==> flow/design.v <==
module adder_floating_point(
							input logic signed [31:0]  operand_normalized_ieee_a , operand_normalized_ieee_b , 
							output logic signed [31:0]  final_sum , 
							output logic zero ,
							output logic overflow ,
							output logic underflow ,
							input logic op 
							);
logic carrynan;
logic signed [24:0]  fraction_a , fraction_b ; 
logic signed [24:0] sum ; 
logic [7:0] exponent_a , exponent_b , positive_difference , biggest_exponent;
logic signB;
always_comb
	begin
	sum = 0;
	carrynan = 0;
	overflow = 0;
	underflow = 0;
	signB=op^operand_normalized_ieee_b[31];
		fraction_a [22:0] = operand_normalized_ieee_a [22:0] ;
		fraction_a[23] = 1 ;
		fraction_a[24] = 0 ;
		exponent_a = operand_normalized_ieee_a [30:23] ;
		fraction_b [22:0] = operand_normalized_ieee_b [22:0] ;
		fraction_b[23] = 1 ;
		fraction_b[24] = 0 ;
		exponent_b = operand_normalized_ieee_b [30:23] ;
	if(exponent_a >= exponent_b)
		begin	
			positive_difference = exponent_a - exponent_b;
			fraction_b >>>= positive_difference ;
			biggest_exponent = exponent_a ; 
		end
	else 
		begin
			positive_difference = exponent_b - exponent_a;
			fraction_a>>>= positive_difference ;
			biggest_exponent = exponent_b;
		end
		if (&exponent_a & ~&exponent_b)
			final_sum = operand_normalized_ieee_a ;
		else if (&exponent_b & ~&exponent_a)
			begin	
			final_sum[30:0] = operand_normalized_ieee_b[30:0] ;
			final_sum[31] = signB ;
			end
		else if (&exponent_a & &exponent_b )
			begin
					if (operand_normalized_ieee_a[31] != signB)
							final_sum = 32'b01111111100000000000000000000001 ;
						else 
							begin
								{carrynan,final_sum[22:0]} = fraction_a + fraction_b ;
								final_sum[31] = operand_normalized_ieee_a[31];
								final_sum [30:23] = biggest_exponent ;
								if(carrynan)
									final_sum = 32'b01111111100000000000000000000001 ;
							end
			end
		else if ((operand_normalized_ieee_a==0)&(operand_normalized_ieee_b==0))
						final_sum = 32'b0;
		else if ((~&exponent_a & ~&exponent_b) & (operand_normalized_ieee_a[22:0] == operand_normalized_ieee_b[22:0]) & (operand_normalized_ieee_a[31] != signB) & (exponent_a == exponent_b) )
						final_sum = 32'b0;
			else
				begin
if(operand_normalized_ieee_a[31]==signB)
begin
		sum = fraction_a + fraction_b;	
		final_sum[31]=operand_normalized_ieee_a[31];
		if (sum[24] == 1 )
		begin
			biggest_exponent= biggest_exponent + 1 ;
			sum=sum>>1;
end					
end
else
if (exponent_a > exponent_b)
begin
			sum = fraction_a - fraction_b;	
      final_sum[31]=operand_normalized_ieee_a[31];
end
else if (exponent_a < exponent_b)
  begin
		sum = fraction_b - fraction_a;	
final_sum[31]=signB;
end
else if (fraction_a>=fraction_b)
  begin
		sum=fraction_a - fraction_b;
    final_sum[31]=operand_normalized_ieee_a[31];
end
else
  begin
		sum=fraction_b - fraction_a;
	final_sum[31]=signB;
	end
        if (sum[23]==0)
        for(int i =0 ; i<=23;i=i+1)	
        begin
          if(sum[23]==0)
          begin
            if (biggest_exponent>=1) 
            begin	
            biggest_exponent=biggest_exponent-1;
            sum=sum<<1;
            end
          end
        end
 if (sum[24] == 1 )
		begin
			biggest_exponent= biggest_exponent + 1 ;
			sum=sum>>1;
			end     
final_sum[30:23]=biggest_exponent;
final_sum[22:0]=sum[22:0];
		end
if (biggest_exponent == 0)
			begin
			underflow = 1 ; 
			end
else if (biggest_exponent > 8'd254)
			begin
			overflow = 1 ;
			end
zero = (~|final_sum);
end
endmodule
module fp_adder_top (
    input  logic        clk,
    input  logic        rst,
    input  logic        start,
    input  logic [31:0] operand_normalized_ieee_a,
    input  logic [31:0] operand_normalized_ieee_b,
    input  logic        op,
    output logic [31:0] final_sum,
    output logic        finish,
    output logic        zero,
    output logic        overflow,
    output logic        underflow
);
  logic [31:0] a_q, b_q;
  logic        op_q, valid_q;
  logic [31:0] sum_d;
  logic        zero_d, overflow_d, underflow_d;
  always_ff @(posedge clk) begin
    a_q  <= operand_normalized_ieee_a;
    b_q  <= operand_normalized_ieee_b;
    op_q <= op;
    if (rst) valid_q <= 1'b0;
    else     valid_q <= start;
  end
  adder_floating_point u_add (
      .operand_normalized_ieee_a(a_q),
      .operand_normalized_ieee_b(b_q),
      .final_sum(sum_d),
      .zero(zero_d),
      .overflow(overflow_d),
      .underflow(underflow_d),
      .op(op_q)
  );
  always_ff @(posedge clk) begin
    final_sum <= sum_d;
    zero      <= zero_d;
    overflow  <= overflow_d;
    underflow <= underflow_d;
    if (rst) finish <= 1'b0;
    else     finish <= valid_q;
  end
endmodule
--- tool output ---
## Reports on fp_adder_top

Tool output for the design above before and after an edit, in the order of the flow.
Lines under "original" count in the file above, lines under "edited" in the edited file.
"difference" is "edited" less "original", of the values as shown; "relative change" is that difference over "original", in percent.
Operators: Yosys type, input widths -> output width; for muxes data width and select width s.
Cell names lack the library's common part.
A cell with - has no value.

- Design top: fp_adder_top
- Clock: clk
- Library: sky130hd
- Library corner: tt_025C_1v80

## The edit

Unified diff, file above to edited file.
The edit is scripted: it alters the design's behaviour and was not made to optimise anything.

```diff
@@ -35,5 +35,5 @@
 	else 
 		begin
-			positive_difference = exponent_b - exponent_a;
+			positive_difference = exponent_b + exponent_a;
 			fraction_a>>>= positive_difference ;
 			biggest_exponent = exponent_b;
```

## After elaboration

Source: Yosys, flattened and elaborated, memories not mapped. Widths are those after wreduce; folded enables and synchronous resets count as part of the registers. Registers that Yosys merges into a memory's read port (data or address) are not register bits. Print and check cells do not count. Equal cells are merged and count once.

Storage and ports:

| item | original | edited | difference | relative change (%) |
|---|---|---|---|---|
| output and inout port bits | 36 | 36 | 0 | 0.00 |
| flip-flop bits (word level) | 102 | 102 | 0 | 0.00 |
| elaborated cells | 518 | 518 | 0 | 0.00 |

Cells by class:

| item | original | edited | difference | relative change (%) |
|---|---|---|---|---|
| equality and inequality tests | 4 | 4 | 0 | 0.00 |
| reduce/logical cells | 9 | 9 | 0 | 0.00 |
| add/subtract/negate cells | 31 | 31 | 0 | 0.00 |
| multiplexer cells | 425 | 425 | 0 | 0.00 |
| bitwise gates (word level) | 9 | 9 | 0 | 0.00 |
| shift operators | 2 | 2 | 0 | 0.00 |
| $lt $le $gt $ge | 29 | 29 | 0 | 0.00 |

Operator list:

| operator | original | edited | difference | relative change (%) |
|---|---|---|---|---|
| $sub 8x8->8 | 2 | 1 | -1 | -50.00 |
| $add 8x8->8 | 0 | 1 | +1 | - |

Unchanged operator kinds not shown: 29.

## Longest topological paths

Yosys ltp: most cells in a row. Word level: on the elaborated netlist, between registers, memories and ports. Mapped: between sequential cells and ports; inverters and the memories' decode and read muxes count.

Depth:

| item | original | edited | difference | relative change (%) |
|---|---|---|---|---|
| depth in word-level cells | 235 | 235 | 0 | 0.00 |
| ABC_AREA | 0 | 0 | - | - |
| gate-level depth with buffers | 210 | 220 | +10 | +4.76 |

## After synthesis

Source: synth_stat.txt of the flow (Yosys; design flattened, memories mapped). It holds for the ABC_AREA given above (unset counts as 0); a run with the other value may have another netlist.

Cells by type:

| cell type | original | edited | difference | relative change (%) |
|---|---|---|---|---|
| mux2i_1 | 295 | 229 | -66 | -22.37 |
| nor2_1 | 498 | 457 | -41 | -8.23 |
| buf_2 | 23 | 62 | +39 | +169.57 |
| o21ai_0 | 278 | 313 | +35 | +12.59 |
| clkbuf_1 | 112 | 145 | +33 | +29.46 |
| and2_1 | 23 | 47 | +24 | +104.35 |
| nand3_1 | 97 | 120 | +23 | +23.71 |
| a31oi_1 | 55 | 78 | +23 | +41.82 |
| o21bai_1 | 42 | 19 | -23 | -54.76 |
| buf_6 | 27 | 4 | -23 | -85.19 |
| inv_1 | 172 | 150 | -22 | -12.79 |
| a21o_1 | 42 | 63 | +21 | +50.00 |
| nand2_1 | 518 | 537 | +19 | +3.67 |
| clkbuf_8 | 18 | 0 | -18 | -100.00 |
| o31ai_1 | 33 | 48 | +15 | +45.45 |
| a21oi_2 | 23 | 8 | -15 | -65.22 |
| a21o_2 | 16 | 1 | -15 | -93.75 |
| o22ai_1 | 41 | 28 | -13 | -31.71 |

Unchanged cell types not shown: 20.
The list need not be complete.

Synthesis totals:

| item | original | edited | difference | relative change (%) |
|---|---|---|---|---|
| mapped area (sq um) | 30755.7 | 29119.2 | -1636.5 | -5.32 |
| standard cells after synthesis | 4446 | 4375 | -71 | -1.60 |
| flip-flop cells | 102 | 102 | 0 | 0.00 |
| area of sequential cells (sq um) | 2042.0 | 2042.0 | 0.0 | 0.00 |

The figures by module come from a second, unflattened synthesis with its own total; it is not the netlist above.

Second synthesis, totals:

| item | original | edited | difference | relative change (%) |
|---|---|---|---|---|
| cell total of the unflattened synthesis | 4389 | 4532 | +143 | +3.26 |
| area total of the unflattened synthesis (sq um) | 29693.5 | 30036.3 | +342.8 | +1.15 |

Each row is one instance without its submodules.

By module, original:

| module | cells | instances | area (sq um) |
|---|---|---|---|
| adder_floating_point | 4285 | 1 | 27639.0 |
| fp_adder_top | 104 | 1 | 2054.5 |

By module, edited:

| module | cells | instances | area (sq um) |
|---|---|---|---|
| adder_floating_point | 4428 | 1 | 27981.8 |
| fp_adder_top | 104 | 1 | 2054.5 |

## Worst setup path after synthesis

Source: OpenSTA report_checks on the synthesized netlist (no wires, ideal clock, input and output delay 20% of the period each), path of least setup slack; recovery checks are left aside. Register names are those of the netlist, which keeps one name where synthesis merged equal registers.

Timing post-synthesis:

| item | original | edited | difference | relative change (%) |
|---|---|---|---|---|
| kind | flip-flop to flip-flop | flip-flop to flip-flop | - | - |
| start | register a_q[26] | register b_q[28] | - | - |
| end | register zero | register zero | - | - |
| path slack (ns) | -3.427 | -4.537 | -1.110 | - |
| data arrival time (ns) | 43.340 | 44.449 | +1.109 | +2.56 |
| data required time (ns) | 39.912 | 39.912 | 0.000 | 0.00 |
| path buffers | 21 | 30 | +9 | +42.86 |
| stages | 200 | 208 | +8 | +4.00 |
| delay of the path (ns) | 43.428 | 44.537 | +1.109 | +2.55 |
| period (ns) | 40.0 | 40.0 | 0.0 | 0.00 |
| synthesis period reached (ns) | 43.427 | 44.537 | +1.110 | +2.56 |

"delay of the path" is the arrival time less input delay plus setup time.
"stages": output pins that drive a net of the path, with the launching flip-flop's if there is one; two outputs of one cell count as two.
"synthesis period reached" = period - worst setup slack (recovery checks aside). The figure is calculated, with input and output delays left at 20% of the set period.
The rows between start and end are the longest chain of elaborated cells between them; the timing report does not say that the signal goes this way. Where chains are equally long, one stands for them.
Each line given opens the expression or statement behind the cell; cells for indexed reads and writes are added by Yosys, which also makes memories of some case tables.

Between the ends, post-synthesis, original:
- Path through: dfxtp_1 clkbuf_1 inv_1 ha_1 a21oi_2 a31oi_2 nor2_2 clkbuf_1 buf_1 clkbuf_1 mux2i_1 o211ai_1 o21ai_0 nor2_1 a21oi_1 a211oi_1 o21bai_1 o21ai_0 [... 164 more ...] o2111ai_1 o41ai_4 xnor2_1 inv_1 ha_1 nor3_1 o211ai_2 and4bb_1 nor2_2 xnor2_1 a21oi_1 ha_1 nand2_1 xnor2_1 a2111oi_0 nor4bb_1 nand4b_1 nor4_2
- Length of the longest elaborated chain: 235
- Elaborated cells between the ends (all ways): 493

Ends and longest elaborated chain, post-synthesis, original:

| item | RTL line | source |
|---|---|---|
| start, declared | 142 | `logic [31:0] a_q, b_q;` |
| start, assigned | 147 | `a_q  <= operand_normalized_ieee_a;` |
| $sub 8x8->8 | 37 | `positive_difference = exponent_b - exponent_a;` |
| $sshr 25x8->25 | 38 | `fraction_a>>>= positive_difference ;` |
| $mux 25 | 29 | `if(exponent_a >= exponent_b)` |
| $add 25x25->25 | 69 | `sum = fraction_a + fraction_b;` |
| $mux 8 | 71 | `if (sum[24] == 1 )` |
| $mux 8 | 67 | `if(operand_normalized_ieee_a[31]==signB)` |
| $mux 8 | 63 | `else if ((~&exponent_a & ~&exponent_b) & (operand_normalized_ieee_a[22:0] == operand_normalized_ieee_b[22:0]) ...` |
| [... 221 more ...] | - |  |
| $mux 8 | 63 |  |
| $mux 32 | 61 | `else if ((operand_normalized_ieee_a==0)&(operand_normalized_ieee_b==0))` |
| $mux 32 | 48 | `else if (&exponent_a & &exponent_b )` |
| $mux 31 | 43 | `else if (&exponent_b & ~&exponent_a)` |
| $mux 32 | 41 | `if (&exponent_a & ~&exponent_b)` |
| $reduce_or 32->1 | 126 | `zero = (~\|final_sum);` |
| $logic_not 1->1 | 126 |  |
| end, assigned | 164 | `zero      <= zero_d;` |
| end, declared | 138 | `output logic        zero,` |

Between the ends, post-synthesis, edited:
- Path through: dfxtp_1 inv_1 ha_1 buf_2 a21o_1 a31o_4 nor2_2 buf_2 buf_1 buf_1 mux2i_1 o31ai_1 o211ai_1 o22a_1 o22ai_1 nand2_1 o21ai_0 inv_1 [... 172 more ...] nor2_1 ha_1 inv_1 a211oi_1 o2111ai_1 o21ai_1 buf_2 a221o_1 a21boi_1 inv_1 ha_1 nor2_1 nor2_1 nand2_1 o211a_1 or4b_1 or4_1 nor4_2
- Length of the longest elaborated chain: 235
- Elaborated cells between the ends (all ways): 493

Ends and longest elaborated chain, post-synthesis, edited:

| item | RTL line | source |
|---|---|---|
| start, declared | 142 | `logic [31:0] a_q, b_q;` |
| start, assigned | 148 | `b_q  <= operand_normalized_ieee_b;` |
| $add 8x8->8 | 37 | `positive_difference = exponent_b + exponent_a;` |
| $sshr 25x8->25 | 38 | `fraction_a>>>= positive_difference ;` |
| $mux 25 | 29 | `if(exponent_a >= exponent_b)` |
| $add 25x25->25 | 69 | `sum = fraction_a + fraction_b;` |
| $mux 8 | 71 | `if (sum[24] == 1 )` |
| $mux 8 | 67 | `if(operand_normalized_ieee_a[31]==signB)` |
| $mux 8 | 63 | `else if ((~&exponent_a & ~&exponent_b) & (operand_normalized_ieee_a[22:0] == operand_normalized_ieee_b[22:0]) ...` |
| [... 221 more ...] | - |  |
| $mux 8 | 63 |  |
| $mux 32 | 61 | `else if ((operand_normalized_ieee_a==0)&(operand_normalized_ieee_b==0))` |
| $mux 32 | 48 | `else if (&exponent_a & &exponent_b )` |
| $mux 31 | 43 | `else if (&exponent_b & ~&exponent_a)` |
| $mux 32 | 41 | `if (&exponent_a & ~&exponent_b)` |
| $reduce_or 32->1 | 126 | `zero = (~\|final_sum);` |
| $logic_not 1->1 | 126 |  |
| end, assigned | 164 | `zero      <= zero_d;` |
| end, declared | 138 | `output logic        zero,` |

## Timing after layout

From the final timing report of each run of pair 1: the path of least setup slack in the routed layout; clock arrival at registers is part of the times.

Timing after layout:

| item | original | edited | difference | relative change (%) |
|---|---|---|---|---|
| kind | flip-flop to flip-flop | flip-flop to flip-flop | - | - |
| start | register b_q[23] | register b_q[29] | - | - |
| end | register zero | register overflow | - | - |
| path slack (ns) | 1.73 | 2.17 | +0.44 | - |
| data arrival time (ns) | 38.51 | 38.09 | -0.42 | -1.09 |
| stages | 187 | 189 | +2 | +1.07 |
| data required time (ns) | 40.24 | 40.26 | +0.02 | +0.05 |
| period (ns) | 40.0 | 40.0 | 0.0 | 0.00 |
| path buffers | 7 | 9 | +2 | +28.57 |

The rows between start and end are the longest chain of elaborated cells between them; the timing report does not say that the signal goes this way. Where chains are equally long, one stands for them.

Between the ends, after layout, original:
- Path through: dfxtp_2 inv_1 ha_1 fa_1 and2b_2 o21ai_0 nand2b_1 a21o_1 a21oi_2 xnor2_1 nor3_1 a311oi_1 a21o_2 buf_4 nor2_1 a21oi_2 a211oi_2 o21bai_2 [... 151 more ...] ha_1 inv_1 o2111ai_4 o41ai_4 buf_6 mux2_4 ha_1 nor3_2 o211ai_2 nand4bb_1 buf_4 o21a_4 nor4_2 mux2i_1 a22oi_1 nor3_1 o2111ai_1 nor4_2
- Elaborated cells between the ends (all ways): 493

Ends and longest elaborated chain, after layout, original:

| item | RTL line | source |
|---|---|---|
| start, declared | 142 | `logic [31:0] a_q, b_q;` |
| start, assigned | 148 | `b_q  <= operand_normalized_ieee_b;` |
| end, assigned | 164 | `zero      <= zero_d;` |
| end, declared | 138 | `output logic        zero,` |

original: No chain of elaborated cells between the ends is given.

Between the ends, after layout, edited:
- Path through: dfxtp_1 inv_1 ha_1 buf_4 nor4b_1 a2111o_1 a311oi_2 nand4_1 o311a_1 nor2_1 buf_6 o211ai_1 o22a_1 o22ai_1 nand2_1 o21a_1 inv_1 ha_1 [... 153 more ...] a21oi_4 xnor2_1 inv_1 ha_2 inv_1 a211oi_2 o2111a_2 nand2_1 a221o_1 a21boi_2 inv_1 ha_1 nand2_1 nor4bb_2 xnor2_1 o21ai_0 or4b_1 nor4_2
- Length of the longest elaborated chain: 235
- Elaborated cells between the ends (all ways): 484

Ends and longest elaborated chain, after layout, edited:

| item | RTL line | source |
|---|---|---|
| start, declared | 142 | `logic [31:0] a_q, b_q;` |
| start, assigned | 148 | `b_q  <= operand_normalized_ieee_b;` |
| $add 8x8->8 | 37 | `positive_difference = exponent_b + exponent_a;` |
| $sshr 25x8->25 | 38 | `fraction_a>>>= positive_difference ;` |
| $mux 25 | 29 | `if(exponent_a >= exponent_b)` |
| $add 25x25->25 | 69 | `sum = fraction_a + fraction_b;` |
| $mux 8 | 71 | `if (sum[24] == 1 )` |
| $mux 8 | 67 | `if(operand_normalized_ieee_a[31]==signB)` |
| $mux 8 | 63 | `else if ((~&exponent_a & ~&exponent_b) & (operand_normalized_ieee_a[22:0] == operand_normalized_ieee_b[22:0]) ...` |
| [... 221 more ...] | - |  |
| $mux 8 | 63 |  |
| $mux 8 | 61 | `else if ((operand_normalized_ieee_a==0)&(operand_normalized_ieee_b==0))` |
| $mux 8 | 48 | `else if (&exponent_a & &exponent_b )` |
| $mux 8 | 43 | `else if (&exponent_b & ~&exponent_a)` |
| $mux 8 | 41 | `if (&exponent_a & ~&exponent_b)` |
| $gt 8x8->1 | 122 | `else if (biggest_exponent > 8'd254)` |
| $mux 1 | 122 |  |
| end, assigned | 165 | `overflow  <= overflow_d;` |
| end, declared | 139 | `output logic        overflow,` |

## Measured runs

Runs of the flow (Yosys, OpenROAD) on both versions; the two runs of a pair have the same settings. The constraints put input and output delay at 20% of the set period each and load the outputs with 0.01 pF.

Flow settings, pair 1:
- CORE_UTILIZATION: 40
- period_ns: 40.0
- CAP_MARGIN: 20
- CORE_MARGIN: 2
- SLEW_MARGIN: 20

Final reports, pair 1:

| item | original | edited | difference | relative change (%) |
|---|---|---|---|---|
| full die area (sq um) | 79124.1 | 74971.9 | -4152.2 | -5.25 |
| clock period reached (ns) | 38.273 | 37.830 | -0.443 | -1.16 |
| total negative slack (ns) | 0.000 | 0.000 | 0.000 | - |
| final design utilization (%) | 46.0 | 47.0 | +1.0 | - |
| standard-cell area of the final layout (sq um) | 35022.3 | 33736.1 | -1286.2 | -3.67 |
| setup slack of the worst path (ns) | 1.727 | 2.170 | +0.443 | - |
| final worst hold slack (ns) | 0.445 | 0.444 | -0.001 | - |
| synthesis area (sq um) | 30755.7 | 29119.2 | -1636.5 | -5.32 |

Flow settings, pair 2:
- ABC_AREA: 1
- CELL_PAD_IN_SITES_GLOBAL_PLACEMENT: 0
- CORE_ASPECT_RATIO: 1.21
- CORE_MARGIN: 5
- CORE_UTILIZATION: 23
- GPL_TIMING_DRIVEN: 1
- HOLD_SLACK_MARGIN: 0.12
- PLACE_DENSITY: 0.8
- TNS_END_PERCENT: 85
- period_ns: 51.8
- CAP_MARGIN: 20
- SLEW_MARGIN: 20

Final reports, pair 2:

| item | original | edited | difference | relative change (%) |
|---|---|---|---|---|
| full die area (sq um) | 124836.0 | 126920.0 | +2084.0 | +1.67 |
| clock period reached (ns) | 43.842 | 44.727 | +0.885 | +2.02 |
| total negative slack (ns) | 0.000 | 0.000 | 0.000 | - |
| final design utilization (%) | 25.2 | 24.9 | -0.3 | - |
| standard-cell area of the final layout (sq um) | 29460.8 | 29585.9 | +125.1 | +0.42 |
| setup slack of the worst path (ns) | 7.958 | 7.073 | -0.885 | - |
| final worst hold slack (ns) | 0.410 | 0.418 | +0.008 | - |
| synthesis area (sq um) | 27103.5 | 27568.9 | +465.4 | +1.72 |

"clock period reached" is the run's clock period less its worst setup slack. It is reckoned from that one timing run; input and output delays stay at 20% of the period that was set.
--- end ---
